==> flow/design.v <==
`timescale 1ns / 1ps
module uart_fifo #(
	parameter DATA_WIDTH = 8,
	parameter DATA_DEPTH = 8
)
(
	input wire aclk,
	input wire aresetn,
	input wire [DATA_WIDTH-1:0]s_axis_tdata,
	input wire s_axis_tvalid,
	output wire s_axis_tready,
	output wire [DATA_WIDTH-1:0]m_axis_tdata,
	output wire m_axis_tvalid,
	input wire m_axis_tready,
	output wire almost_empty,
	output wire almost_full
);
function integer clogb2;
    input [31:0]value;
    begin
        value = value - 1;
        for (clogb2 = 0; value > 0; clogb2 = clogb2 + 1) begin
            value = value >> 1;
        end
    end
endfunction
localparam RWIDTH = clogb2(DATA_DEPTH);
localparam CWIDTH = RWIDTH+1;
reg [DATA_WIDTH-1:0]data[DATA_DEPTH-1:0];
reg [RWIDTH-1:0]head;
reg [RWIDTH-1:0]tail;
reg [CWIDTH-1:0]count;
reg tready;
reg [DATA_WIDTH-1:0]tdata;
reg tvalid;
reg aempty;
reg afull;
wire wr_valid;
wire rd_valid;
integer i;
assign s_axis_tready = tready;
assign m_axis_tdata = tdata;
assign m_axis_tvalid = tvalid;
assign wr_valid = s_axis_tvalid & s_axis_tready;
assign rd_valid = m_axis_tvalid & m_axis_tready;
assign almost_empty = aempty;
assign almost_full = afull; 
always @(posedge aclk) begin
	if (aresetn == 1'b0) begin
		for (i = 0; i < DATA_DEPTH-1; i = i + 1) begin
			data[i] <= 0;
		end
		head <= 0;
		tail <= 0;
		count <= 0;
	end else begin
		case ({wr_valid,rd_valid})
		2'b00: begin
			head <= head;
			tail <= tail;
			count <= count;
		end
		2'b01: begin
			head <= head;
			tail <= tail + 1;
			count <= count - 1;
		end
		2'b10: begin
			data[head] <= s_axis_tdata;
			head <= head + 1;
			tail <= tail;
			count <= count + 1;
		end
		2'b11: begin
			data[head] <= s_axis_tdata;
			head <= head + 1;
			tail <= tail + 1;
			count <= count;
		end
		endcase
	end
end
always @(*) begin
	if (aresetn == 1'b0) begin
		tready <= 1'b0;
		tdata <= 0;
		tvalid <= 1'b0;
	end else begin
		tready <= (count < DATA_DEPTH) ? 1'b1 : 1'b0;
		tdata <= data[tail];
		tvalid <= (count > 0) ? 1'b1 : 1'b0;
	end
end
always @(*) begin
	if (aresetn == 1'b0) begin
		aempty <= 1'b0;
		afull <= 1'b0;
	end else begin
		aempty <= (count <= 1) ? 1'b1 : 1'b0;
		afull <= (count >= (DATA_DEPTH - 1)) ? 1'b1 : 1'b0;
	end
end
endmodule
`timescale 1ns / 1ps
module uart_prescaler
(
	input wire clk,
	input wire rst,
	input wire en,
	input wire [15:0]div,
	output wire stb,
	output wire half
);
reg [15:0]cnt;
reg stb_out;
reg half_out;
assign stb = stb_out;
assign half = half_out;
always @(posedge clk) begin
	if (rst == 1'b1) begin
		cnt <= 0;
	end else begin
		if (en == 1'b1) begin
			if (cnt == (div - 1)) begin
				cnt <= 0;
			end else begin
				cnt <= cnt + 1;
			end 
		end else begin
			cnt <= 0;
		end
	end
end
always @(*) begin
	if (rst == 1'b1) begin
		stb_out <= 1'b0;
	end else begin
		stb_out <= (cnt == (div - 1)) ? 1'b1 : 1'b0;
	end
end
always @(*) begin
	if (rst == 1'b1) begin
		half_out <= 1'b0;
	end else begin
		half_out <= (cnt == ({1'b0,div[15:1]} - 1)) ? 1'b1 : 1'b0;
	end
end
endmodule
`timescale 1ns / 1ps
module uart_rx #(
	parameter BAUD_PRESCALER = 12,	
	parameter PARITY = 0,
	parameter BYTE_SIZE = 8,
	parameter STOP_BITS = 0,
	parameter FIFO_DEPTH = 16
)
(
	input wire aclk,
	input wire aresetn,
	input wire [23:0]s_axis_config_tdata,
	input wire s_axis_config_tvalid,
	output wire s_axis_config_tready,
	output wire [15:0]m_axis_tdata,
	output wire [0:0]m_axis_tuser,
	output wire m_axis_tvalid,
	input wire m_axis_tready,
	input wire rxd,
	output wire rtsn
);
localparam STATE_IDLE = 0;
localparam STATE_START = 1;
localparam STATE_BYTE = 2;
localparam STATE_PAR = 3;
localparam STATE_STOP = 4;
localparam STATE_END = 5;
localparam PARITY_NONE = 3'd0;
localparam PARITY_EVEN = 3'd1;
localparam PARITY_ODD = 3'd2;
localparam PARITY_MARK = 3'd3;
localparam PARITY_SPACE = 3'd4;
localparam STOP_BITS_ONE = 1'd0;
localparam STOP_BITS_TWO = 1'd1;
reg [3:0]state;
reg [15:0]prescaler;
reg [2:0]parity;
reg [3:0]byte_size;
reg [0:0]stop_bits;
reg pre_en;
wire pre_stb;
wire pre_half;
reg [15:0]s_data;
reg s_valid;
wire s_ready;
reg [15:0]rx_data;
reg rx_par;
reg rx_par_rcv;
reg [7:0]byte_cnt;
reg [15:0]bit_cnt;
reg bit_rec;
reg parity_error;
wire afull;
(* IOB = "TRUE" *) reg rxd_in;
(* IOB = "TRUE" *) reg rtsn_out;
wire rx_fall;
wire rx_rise;
assign s_axis_config_tready = (state == STATE_IDLE) ? 1'b1 : 1'b0;
assign rtsn = rtsn_out;
always @(posedge aclk) begin
	if (aresetn == 1'b0) begin
		prescaler <= BAUD_PRESCALER;
		parity <= PARITY;
		byte_size <= BYTE_SIZE;
		stop_bits <= STOP_BITS;
	end else begin
		if ((s_axis_config_tvalid == 1'b1) && (s_axis_config_tready == 1'b1)) begin
			prescaler <= s_axis_config_tdata[15:0];
			parity <= s_axis_config_tdata[18:16];
			byte_size <= s_axis_config_tdata[22:19];
			stop_bits <= s_axis_config_tdata[23];
		end
	end
end
always @(posedge aclk) begin
	if (aresetn == 1'b0) begin
		rxd_in <= 1'b0;
		rtsn_out <= 1'b1;
	end else begin
		rxd_in <= rxd;
		rtsn_out <= (afull) ? 1'b1 : 1'b0;
	end
end
always @(posedge aclk) begin
	if (aresetn == 1'b0) begin
		bit_cnt <= 0;
	end else begin
		if (state != STATE_IDLE) begin
			if (pre_stb == 1'b1) begin
				bit_cnt <= 0;
			end else begin
				bit_cnt <= bit_cnt + rxd_in;
			end
		end else begin
			bit_cnt <= 0;
		end
	end
end
always @(*) begin
	if (aresetn == 1'b0) begin
		bit_rec <= 1'b0;
	end else begin
		bit_rec <= (bit_cnt >= {1'b0,prescaler[15:1]}) ? 1'b1 : 1'b0;
	end
end
always @(posedge aclk) begin
	if (aresetn == 1'b0) begin
		pre_en <= 1'b0;
		s_data <= 0;
		s_valid <= 1'b0;
		rx_data <= 0;
		byte_cnt <= 0;
		rx_par_rcv <= 1'b0;
		state <= STATE_IDLE;
	end else begin
		case (state)
		STATE_IDLE: begin
			if (rx_fall == 1'b1) begin
				pre_en <= 1'b1;
				state <= STATE_START;
			end else begin
				pre_en <= 1'b0;
			end
		end
		STATE_START: begin
			if (pre_stb == 1'b1) begin
				if (bit_rec == 1'b0) begin
					byte_cnt <= 0;
					rx_data <= 0;
					state <= STATE_BYTE;
				end else begin
					state <= STATE_IDLE;
				end
			end
		end
		STATE_BYTE: begin
			if (pre_stb == 1'b1) begin
				rx_data[byte_cnt] <= bit_rec;
				if (byte_cnt == (byte_size - 1)) begin
					if (parity == PARITY_NONE) begin
						state <= STATE_STOP;
					end else begin
						state <= STATE_PAR;
					end
				end else begin
					byte_cnt <= byte_cnt + 1;
				end
			end
		end
		STATE_PAR: begin
			if (pre_stb == 1'b1) begin
				rx_par_rcv <= bit_rec;
				state <= STATE_STOP;
			end
		end
		STATE_STOP: begin
			if (pre_half == 1'b1) begin
				state <= STATE_END;
			end
		end
		STATE_END: begin
			if (s_valid == 1'b0) begin
				s_valid <= 1'b1;
				s_data <= rx_data;
				if (rx_par != rx_par_rcv) begin
					parity_error <= 1'b1;
				end else begin
					parity_error <= 1'b0;
				end
			end else begin
				s_valid <= 1'b0;
				if (s_ready == 1'b1) begin
				end else begin
				end
				state <= STATE_IDLE;
			end
			pre_en <= 1'b0;
		end
		endcase
	end
end
always @(posedge aclk) begin
	if (aresetn == 1'b0) begin
		rx_par <= 1'b0;
	end else begin
		case (state)
		STATE_BYTE: begin
			if (pre_stb == 1'b1) begin
				case (parity)
				PARITY_EVEN: rx_par <= rx_par + bit_rec;
				PARITY_ODD: rx_par <= rx_par + bit_rec;
				default: rx_par <= rx_par;
				endcase
			end
		end
		STATE_PAR: begin
			rx_par <= rx_par;
		end
		STATE_STOP: begin
			rx_par <= rx_par;
		end
		default: begin
			case (parity)
			PARITY_EVEN: rx_par <= 1'b0;
			PARITY_ODD: rx_par <= 1'b1;
			PARITY_MARK: rx_par <= 1'b1;
			PARITY_SPACE: rx_par <= 1'b0;
			endcase
		end
		endcase
	end
end
uart_fifo #(
	.DATA_WIDTH(16+1),
	.DATA_DEPTH(FIFO_DEPTH)
) fifo_sync_inst (
	.aclk(aclk),
	.aresetn(aresetn),
	.s_axis_tdata({parity_error,s_data}),
	.s_axis_tvalid(s_valid),
	.s_axis_tready(s_ready),
	.m_axis_tdata({m_axis_tuser,m_axis_tdata}),
	.m_axis_tvalid(m_axis_tvalid),
	.m_axis_tready(m_axis_tready),
	.almost_full(afull)
);
uart_prescaler prescaler_inst (
	.clk(aclk),
	.rst(~aresetn),
	.en(pre_en),
	.div(prescaler),	
	.stb(pre_stb),
	.half(pre_half)
);
edge_detect #(
	.ZERO_DELAY("TRUE")
) edge_detect_inst (
	.clk(aclk),
	.sig(rxd_in),
	.fall(rx_fall),
	.rise(rx_rise)
);
endmodule
module edge_detect #(
	parameter ZERO_DELAY = "FALSE"
)
(
	input wire clk,
	input wire sig,
	output wire fall,
	output wire rise
);
reg [1:0]sig_ff;
reg fall_out;
reg rise_out;
assign fall = fall_out;
assign rise = rise_out;
always @(posedge clk) begin
	sig_ff[0] <= sig;
	sig_ff[1] <= sig_ff[0];
end
generate if (ZERO_DELAY == "FALSE") begin
	always @(posedge clk) begin
		if (sig_ff[0] & ~sig_ff[1]) begin
			rise_out <= 1'b1;
		end else begin
			rise_out <= 1'b0;
		end
		if (~sig_ff[0] & sig_ff[1]) begin
			fall_out <= 1'b1;
		end else begin
			fall_out <= 1'b0;
		end
	end
end else begin
	always @(sig, sig_ff[0]) begin
		rise_out <= sig & ~sig_ff[0];
		fall_out <= ~sig & sig_ff[0];
	end
end endgenerate
endmodule
`timescale 1ns / 1ps
module uart_tx #(
	parameter BAUD_PRESCALER = 12,
	parameter PARITY = 0,
	parameter BYTE_SIZE = 8,
	parameter STOP_BITS = 0,
	parameter FIFO_DEPTH = 16
)
(
	input wire aclk,
	input wire aresetn,
	input wire [23:0]s_axis_config_tdata,
	input wire s_axis_config_tvalid,
	output wire s_axis_config_tready,
	input wire [15:0]s_axis_tdata,
	input wire s_axis_tvalid,
	output wire s_axis_tready,
	output wire txd,
	input wire ctsn 
);
localparam PARITY_NONE = 3'd0;
localparam PARITY_EVEN = 3'd1;
localparam PARITY_ODD = 3'd2;
localparam PARITY_MARK = 3'd3;
localparam PARITY_SPACE = 3'd4;
localparam STOP_BITS_ONE = 1'd0;
localparam STOP_BITS_TWO = 1'd1;
localparam STATE_IDLE = 0;
localparam STATE_START = 1;
localparam STATE_BYTE = 2;
localparam STATE_PAR = 3;
localparam STATE_STOP = 4;
localparam STATE_END = 5;
reg [3:0]state;
reg [15:0]prescaler;
reg [2:0]parity;
reg [3:0]byte_size;
reg [0:0]stop_bits;
wire [15:0]m_data;
wire m_valid;
reg m_ready;
reg [15:0]counter;
reg pre_en;
wire pre_stb;
reg [15:0]tx_data;
reg tx_par;
(* IOB = "TRUE" *) reg txd_out;
assign txd = txd_out;
assign s_axis_config_tready = (state == STATE_IDLE) ? 1'b1 : 1'b0;
always @(posedge aclk) begin
	if (aresetn == 1'b0) begin
		prescaler <= BAUD_PRESCALER;
		parity <= PARITY;
		byte_size <= BYTE_SIZE;
		stop_bits <= STOP_BITS;
	end else begin
		if ((s_axis_config_tvalid == 1'b1) && (s_axis_config_tready == 1'b1)) begin
			prescaler <= s_axis_config_tdata[15:0];
			parity <= s_axis_config_tdata[18:16];
			byte_size <= s_axis_config_tdata[22:19];
			stop_bits <= s_axis_config_tdata[23];
		end
	end
end
always @(posedge aclk) begin
	if (aresetn <= 1'b0) begin
		txd_out <= 1'b0;
	end else begin
		case (state)
		STATE_IDLE: begin
			txd_out <= 1'b1;
		end
		STATE_START: begin
			txd_out <= 1'b0;
		end
		STATE_BYTE: begin
			txd_out <= tx_data[0];
		end
		STATE_PAR: begin
			txd_out <= tx_par;
		end
		STATE_STOP: begin
			txd_out <= 1'b1;
		end
		STATE_END: begin
			txd_out <= 1'b1;
		end
		default: begin
			txd_out <= 1'b1;
		end
		endcase
	end
end
always @(posedge aclk) begin
	if (aresetn == 1'b0) begin
		pre_en <= 1'b0;
		m_ready <= 1'b0;
		tx_data <= 0;
		counter <= 0;
		state <= STATE_IDLE;
	end else begin
		case (state)
		STATE_IDLE: begin
			if (m_ready == 1'b0) begin
				if (ctsn == 1'b0) begin
					m_ready <= 1'b1;
				end
			end else begin
				if (m_valid == 1'b1) begin
					m_ready <= 1'b0;
					tx_data <= m_data;
					counter <= 0;
					pre_en <= 1'b1;
					state <= STATE_START;
				end
			end
		end
		STATE_START: begin
			if (pre_stb == 1'b1) begin
				state <= STATE_BYTE;
			end
		end
		STATE_BYTE: begin
			if (pre_stb == 1'b1) begin
				tx_data[14:0] <= tx_data[15:1];
				if (counter == (byte_size - 1)) begin
					counter <= 0;
					if (parity == PARITY_NONE) begin
						state <= STATE_STOP;
					end else begin
						state <= STATE_PAR;
					end
				end else begin
					counter <= counter + 1;
				end
			end
		end
		STATE_PAR: begin
			if (pre_stb == 1'b1) begin
				state <= STATE_STOP;
			end
		end
		STATE_STOP: begin
			if (pre_stb == 1'b1) begin
				case (stop_bits)
				STOP_BITS_ONE: begin
					state <= STATE_END;
				end
				STOP_BITS_TWO: begin
					if (counter == 1) begin
						counter <= 0;
						state <= STATE_END;
					end else begin
						counter <= counter + 1;
					end
				end
				endcase
			end
		end
		STATE_END: begin
			if (m_ready == 1'b0) begin
				pre_en <= 1'b0;
				m_ready <= 1'b1;
			end else begin
				m_ready <= 1'b0;
				if (m_valid == 1'b1) begin
					tx_data <= m_data;
					pre_en <= 1'b1;
					state <= STATE_START;
				end else begin
					state <= STATE_IDLE;
				end
			end
		end
		default: begin
			state <= STATE_IDLE;
		end		
		endcase
	end
end
always @(posedge aclk) begin
	if (aresetn == 1'b0) begin
		tx_par <= 1'b0;
	end else begin
		case (state)
		STATE_BYTE: begin
			if (pre_stb == 1'b1) begin
				case (parity)
				PARITY_EVEN: tx_par <= tx_par + tx_data[0];
				PARITY_ODD: tx_par <= tx_par + tx_data[0];
				default: tx_par <= tx_par;
				endcase
			end
		end
		STATE_PAR: begin
			tx_par <= tx_par;
		end
		default: begin
			case (parity)
			PARITY_EVEN: tx_par <= 1'b0;
			PARITY_ODD: tx_par <= 1'b1;
			PARITY_MARK: tx_par <= 1'b1;
			PARITY_SPACE: tx_par <= 1'b0;
			endcase
		end
		endcase
	end
end
uart_fifo #(
	.DATA_WIDTH(16),
	.DATA_DEPTH(FIFO_DEPTH)
) fifo_sync_inst (
	.aclk(aclk),
	.aresetn(aresetn),
	.s_axis_tdata(s_axis_tdata),
	.s_axis_tvalid(s_axis_tvalid),
	.s_axis_tready(s_axis_tready),
	.m_axis_tdata(m_data),
	.m_axis_tvalid(m_valid),
	.m_axis_tready(m_ready)
);
uart_prescaler prescaler_inst (
	.clk(aclk),
	.rst(~aresetn),
	.en(pre_en),
	.div(prescaler),	
	.stb(pre_stb)
);
endmodule
`timescale 1ns / 1ps
module axis_uart_v1_0 #(
	parameter integer BAUD_PRESCALER = 10,	 
	parameter integer PARITY = 0, 			 
	parameter integer BYTE_SIZE = 8, 		 
	parameter integer STOP_BITS = 0, 		 
	parameter integer FIFO_DEPTH = 16,		 
	parameter integer FLOW_CONTROL = 1,		 
	parameter integer DYNAMIC_CONFIG = 1	 
)
(
	input wire aclk,
	input wire aresetn,
	input wire [23:0]s_axis_config_tdata,	 
	input wire s_axis_config_tvalid,
	output wire s_axis_config_tready,
	input wire [15:0]s_axis_tdata,
	input wire s_axis_tvalid,
	output wire s_axis_tready,
	output wire [15:0]m_axis_tdata,
	output wire m_axis_tuser,				 
	output wire m_axis_tvalid,
	input wire m_axis_tready,
	output wire tx,
	input wire rx,
	output wire rts,						 
	input wire cts							 
);
wire s_axis_config_tx_tready;
wire s_axis_config_rx_tready;
assign s_axis_config_tready = (DYNAMIC_CONFIG) ? s_axis_config_tx_tready & s_axis_config_rx_tready : 1'b0;
uart_tx #(
	.BAUD_PRESCALER(BAUD_PRESCALER),
	.PARITY(PARITY),
	.BYTE_SIZE(BYTE_SIZE),
	.STOP_BITS(STOP_BITS),
	.FIFO_DEPTH(FIFO_DEPTH)
) uart_tx_inst (
	.aclk(aclk),
	.aresetn(aresetn),
	.s_axis_config_tdata(s_axis_config_tdata),
	.s_axis_config_tvalid((DYNAMIC_CONFIG) ? (s_axis_config_tvalid & s_axis_config_rx_tready) : 1'b0),
	.s_axis_config_tready(s_axis_config_tx_tready),
	.s_axis_tdata(s_axis_tdata),
	.s_axis_tvalid(s_axis_tvalid),
	.s_axis_tready(s_axis_tready),
	.txd(tx),
	.ctsn(FLOW_CONTROL ? cts : 1'b0)
);
uart_rx #(
	.BAUD_PRESCALER(BAUD_PRESCALER),
	.PARITY(PARITY),
	.BYTE_SIZE(BYTE_SIZE),
	.STOP_BITS(STOP_BITS),
	.FIFO_DEPTH(FIFO_DEPTH)
) uart_rx_inst (
	.aclk(aclk),
	.aresetn(aresetn),
	.s_axis_config_tdata(s_axis_config_tdata),
	.s_axis_config_tvalid((DYNAMIC_CONFIG) ? (s_axis_config_tvalid & s_axis_config_tx_tready) : 1'b0),
	.s_axis_config_tready(s_axis_config_rx_tready),
	.m_axis_tdata(m_axis_tdata),
	.m_axis_tuser(m_axis_tuser),
	.m_axis_tvalid(m_axis_tvalid),
	.m_axis_tready(m_axis_tready),
	.rxd(rx),
	.rtsn(rts)
);
endmodule
# Tool chain data of axis_uart_v1_0
# What the tools print for axis_uart_v1_0, step after step.
# Lines are those of the file above, counted from 1.
# Library cell names are shortened.
# The mark - stands for no value.
# setup
top_module,axis_uart_v1_0
clock_port,aclk
lib,sky130hd
pvt_corner,tt_025C_1v80

# Word level
# Source: Yosys, flattened and elaborated, memories not mapped. Widths are those after wreduce. Print and check cells do not count.
# Yosys's memory passes give these memory sizes; they may raise the number of words (mostly to a power of two), join words into wider ones and drop unused or constant bits.
# bits
register_bits,213
mem_bits_rw,528
memories,2
in_bits,47
word_cells,323
# classes
n_addsub,21
compare,7
eq_ne,58
shift,2
muxes,120
logic,22
reduce_logical,55
# mem_list
name,words,word_bits,line_no,rtl
uart_rx_inst.fifo_sync_inst.data,16,17,29,reg [DATA_WIDTH-1:0]data[DATA_DEPTH-1:0];
uart_tx_inst.fifo_sync_inst.data,16,16,29,
# ops
op,count
two-way mux 16 bit,15
== test 16 x 32 -> 1 bit,4
two-way mux 17 bit,6
two-way mux 4 bit,24
adder 16 x 1 -> 16 bit with constant B,3
parallel mux 16 bit (select 3 bit),1
parallel mux 4 bit (select 6 bit),2
two-way mux 15 bit,3
two-way mux 1 bit,44
OR reduction 2 bit,18
subtractor 16 x 1 -> 17 bit with constant B,2
== test 8 x 32 -> 1 bit,1
parallel mux 16 bit (select 2 bit),1
two-way mux 8 bit,4
inequality test 2 bit with constant B,15
parallel mux 15 bit (select 2 bit),1
parallel mux 1 bit (select 2 bit),11
OR reduction 3 bit,7
inequality test 2 x 1 -> 1 bit with constant B,10
parallel mux 5 bit (select 2 bit),2
variable shift 1 x 9 -> 16 bit,1
variable shift 1 x 9 -> 16 bit with constant A,1
subtractor 15 x 1 -> 16 bit with constant B,1
adder 16 x 1 -> 16 bit,1
== test 16 x 1 -> 1 bit with constant B,1
greater-or-equal comparator 16 x 15 -> 1 bit,1
bitwise AND 16 bit,1
bitwise OR 16 bit,1
# Not listed: further kinds 46, cells in them 103.

# Depth
# Longest topological path by Yosys (ltp), each cell counted once; first at word level (registers and memories cut), then after technology mapping (sequential cells cut; the memories' decode and read muxes count).
# depth
ltp_word,9
ABC_AREA,0
mapped_depth,15
depth_no_buf,13

# Synthesis result
# Yosys stat after the flow's synthesis: flattened, memories mapped to cells. It holds for the ABC_AREA given above (unset counts as 0); a run with the other value may have another netlist.
# mapped
cells,2918
area_um2,35871.9
sequential_area_um2,20309.5
flip_flops,750
buffers,201
# types
cell,count,area_total_um2
edfxtp_1,529,1.59E+04
dfxtp_1,221,4.42E+03
mux4_2,165,3.72E+03
and2_1,526,3.29E+03
nand2_1,205,769.488
a21oi_1,138,690.662
ha_1,54,675.648
nor2_1,170,638.112
xnor2_1,71,621.846
clkbuf_1,161,604.33
xor2_1,60,525.504
o21ai_0,69,345.331
nand4_1,52,325.312
nand3_1,56,280.269
inv_1,70,262.752
mux2i_1,25,250.24
or3_1,27,168.912
nor3_1,32,160.154
# Other cell types: 68; their cells: 287.
# By module: a second synthesis without flattening, with its own total; a netlist apart from the flattened one above.
# unflattened
hier_cells,3345
hier_area_um2,37464.7
# Rows give one instance, submodules left out.
# by_module
module,instances,cells,mod_area_um2
uart_fifo,1,973,13518.0
uart_fifo,1,925,12677.2
uart_rx,1,596,4719.5
uart_prescaler,2,231,1746.7
uart_tx,1,383,3002.9
edge_detect,1,3,35.0
axis_uart_v1_0,1,3,18.8

# Timing after synthesis
# Path of least setup slack by OpenSTA after synthesis, without wires, with an ideal clock, recovery checks aside; 20% of the period is set as input and as output delay. Where synthesis merged equal registers, the netlist keeps one of their names.
# synth_timing
path_kind,in2reg
startpoint,input aresetn
endpoint,memory uart_rx_inst.fifo_sync_inst.data[4][0]
period_ps,8000
t_first_pin_ps,1600
arrival_ps,4286
t_required_ps,7585
slack_ps,3299
path_delay_ps,3101
driving_pins,11
path_buffers,2
synth_period_reached_ps,4701
# "path_delay_ps" = arrival - input delay + setup time.
# "driving_pins": output pins that drive a net of the path, with the launching flip-flop's if there is one; two outputs of one cell count as two.
# "synth_period_reached_ps" is the clock period less the worst setup slack; recovery checks do not enter. This is arithmetic on one report: input and output delays are still those of the set period (20% each).
# The rows between start and end are the longest chain of elaborated cells between them; the timing report does not say that the signal goes this way. Where chains are equally long, one stands for them.
# Each line given opens the expression or statement behind the cell; cells for indexed reads and writes are added by Yosys, which also makes memories of some case tables.
# The path ends at the enable pin of a flip-flop; only ways to that pin are counted.
# synth_between
path_cell_list,inv_1 > clkbuf_1 > a21oi_1 > and2_1 > clkbuf_1 > inv_1 > ha_1 > nor2_1 > nor2_1 > nand2_1 > o21ai_0
elab_chain_len,7
cells_between,16
# synth_rtl
element,line_no,rtl
from (decl),671,"input wire aresetn,"
two-way mux 1 bit,84,if (aresetn == 1'b0) begin
bitwise AND 1 bit,45,assign rd_valid = m_axis_tvalid & m_axis_tready;
== test 2 bit,57,"case ({wr_valid,rd_valid})"
OR reduction 3 bit,-,
parallel mux 1 bit (select 2 bit),57,
two-way mux 1 bit,49,if (aresetn == 1'b0) begin
bitwise OR 1 bit,-,
to (decl),29,reg [DATA_WIDTH-1:0]data[DATA_DEPTH-1:0];

# Timing after layout
# Path of least setup slack in the final report of flow run A (OpenROAD, finished layout, wires in). Where an end is a register, its clock arrival counts in the times.
# The report prints the path's times to 10 ps; the period is as set.
# layout_timing
path_kind,reg2out
startpoint,register (no name shown)
endpoint,output m_axis_tdata[3]
period_ps,5790
out_delay_ps,1160
t_first_pin_ps,660
arrival_ps,3620
t_required_ps,4630
slack_ps,1010
driving_pins,6
path_buffers,2
# layout_between
path_cell_list,dfxtp_2 > buf_12 > mux4_2 > mux4_2 > and2_1 > clkdlybuf4s50_1
# layout_rtl
element,line_no,rtl
to (decl),678,"output wire [15:0]m_axis_tdata,"
# Chain of elaborated cells between the ends: none given.

# Below are 4 stored runs of the flow (Yosys, OpenROAD; platform sky130hd) on axis_uart_v1_0, each with its settings and what was measured, unordered. Constraints: input delay and output delay 20% of the set period each, output load 0.01 pF.
# "period_less_ws_ps" means the clock period less the worst setup slack. The figure is calculated, with input and output delays left at 20% of the set period.
# By "worst_path_ps" is meant the share of the clock period that the worst setup path is allowed (20% is reserved at inputs, 20% at outputs), minus its slack. Clock arrival times at its registers enter into it.
# "power.total_mw" is the tool's figure for a default switching activity; nothing was simulated.
# "worst_path_ps" is given in steps of 10 ps.
# Among the settings, n/a means not set for that run.
run name,CORE_UTILIZATION,SETUP_SLACK_MARGIN,period_ns,CAP_MARGIN,CORE_MARGIN,SLEW_MARGIN,CELL_PAD_IN_SITES_DETAIL_PLACEMENT,CORE_ASPECT_RATIO,GPL_ROUTABILITY_DRIVEN,MAX_ROUTING_LAYER,PLACE_DENSITY_LB_ADDON,design.die.area_um2,timing.setup.ws_ps,period_less_ws_ps,timing.hold.ws_ps,worst_path_ps,path_kind,final_setup_tns_ps,finalCellArea_um2,finalUtil_frac,power.total_mw,synth_area_um2
flow run A,40,0.81,5.79,20,2,20,n/a,n/a,n/a,n/a,n/a,92091.0,1012,4778,449,3620,reg2out,0,40426.3,0.456,14.168,35871.9
flow run B,41,n/a,5.79,20,2,20,n/a,n/a,n/a,n/a,n/a,89874.0,904,4886,425,3730,reg2out,0,40368.7,0.465,14.121,35871.9
flow run C,40,n/a,4.15,20,10,20,2,0.73,0,met4,0.14,102208.0,128,4022,428,3190,reg2out,0,40755.3,0.46,20.097,35871.9
flow run D,40,n/a,8.0,20,2,20,n/a,n/a,n/a,n/a,n/a,92091.0,2230,5770,451,4170,reg2out,0,40542.6,0.457,10.414,35871.9
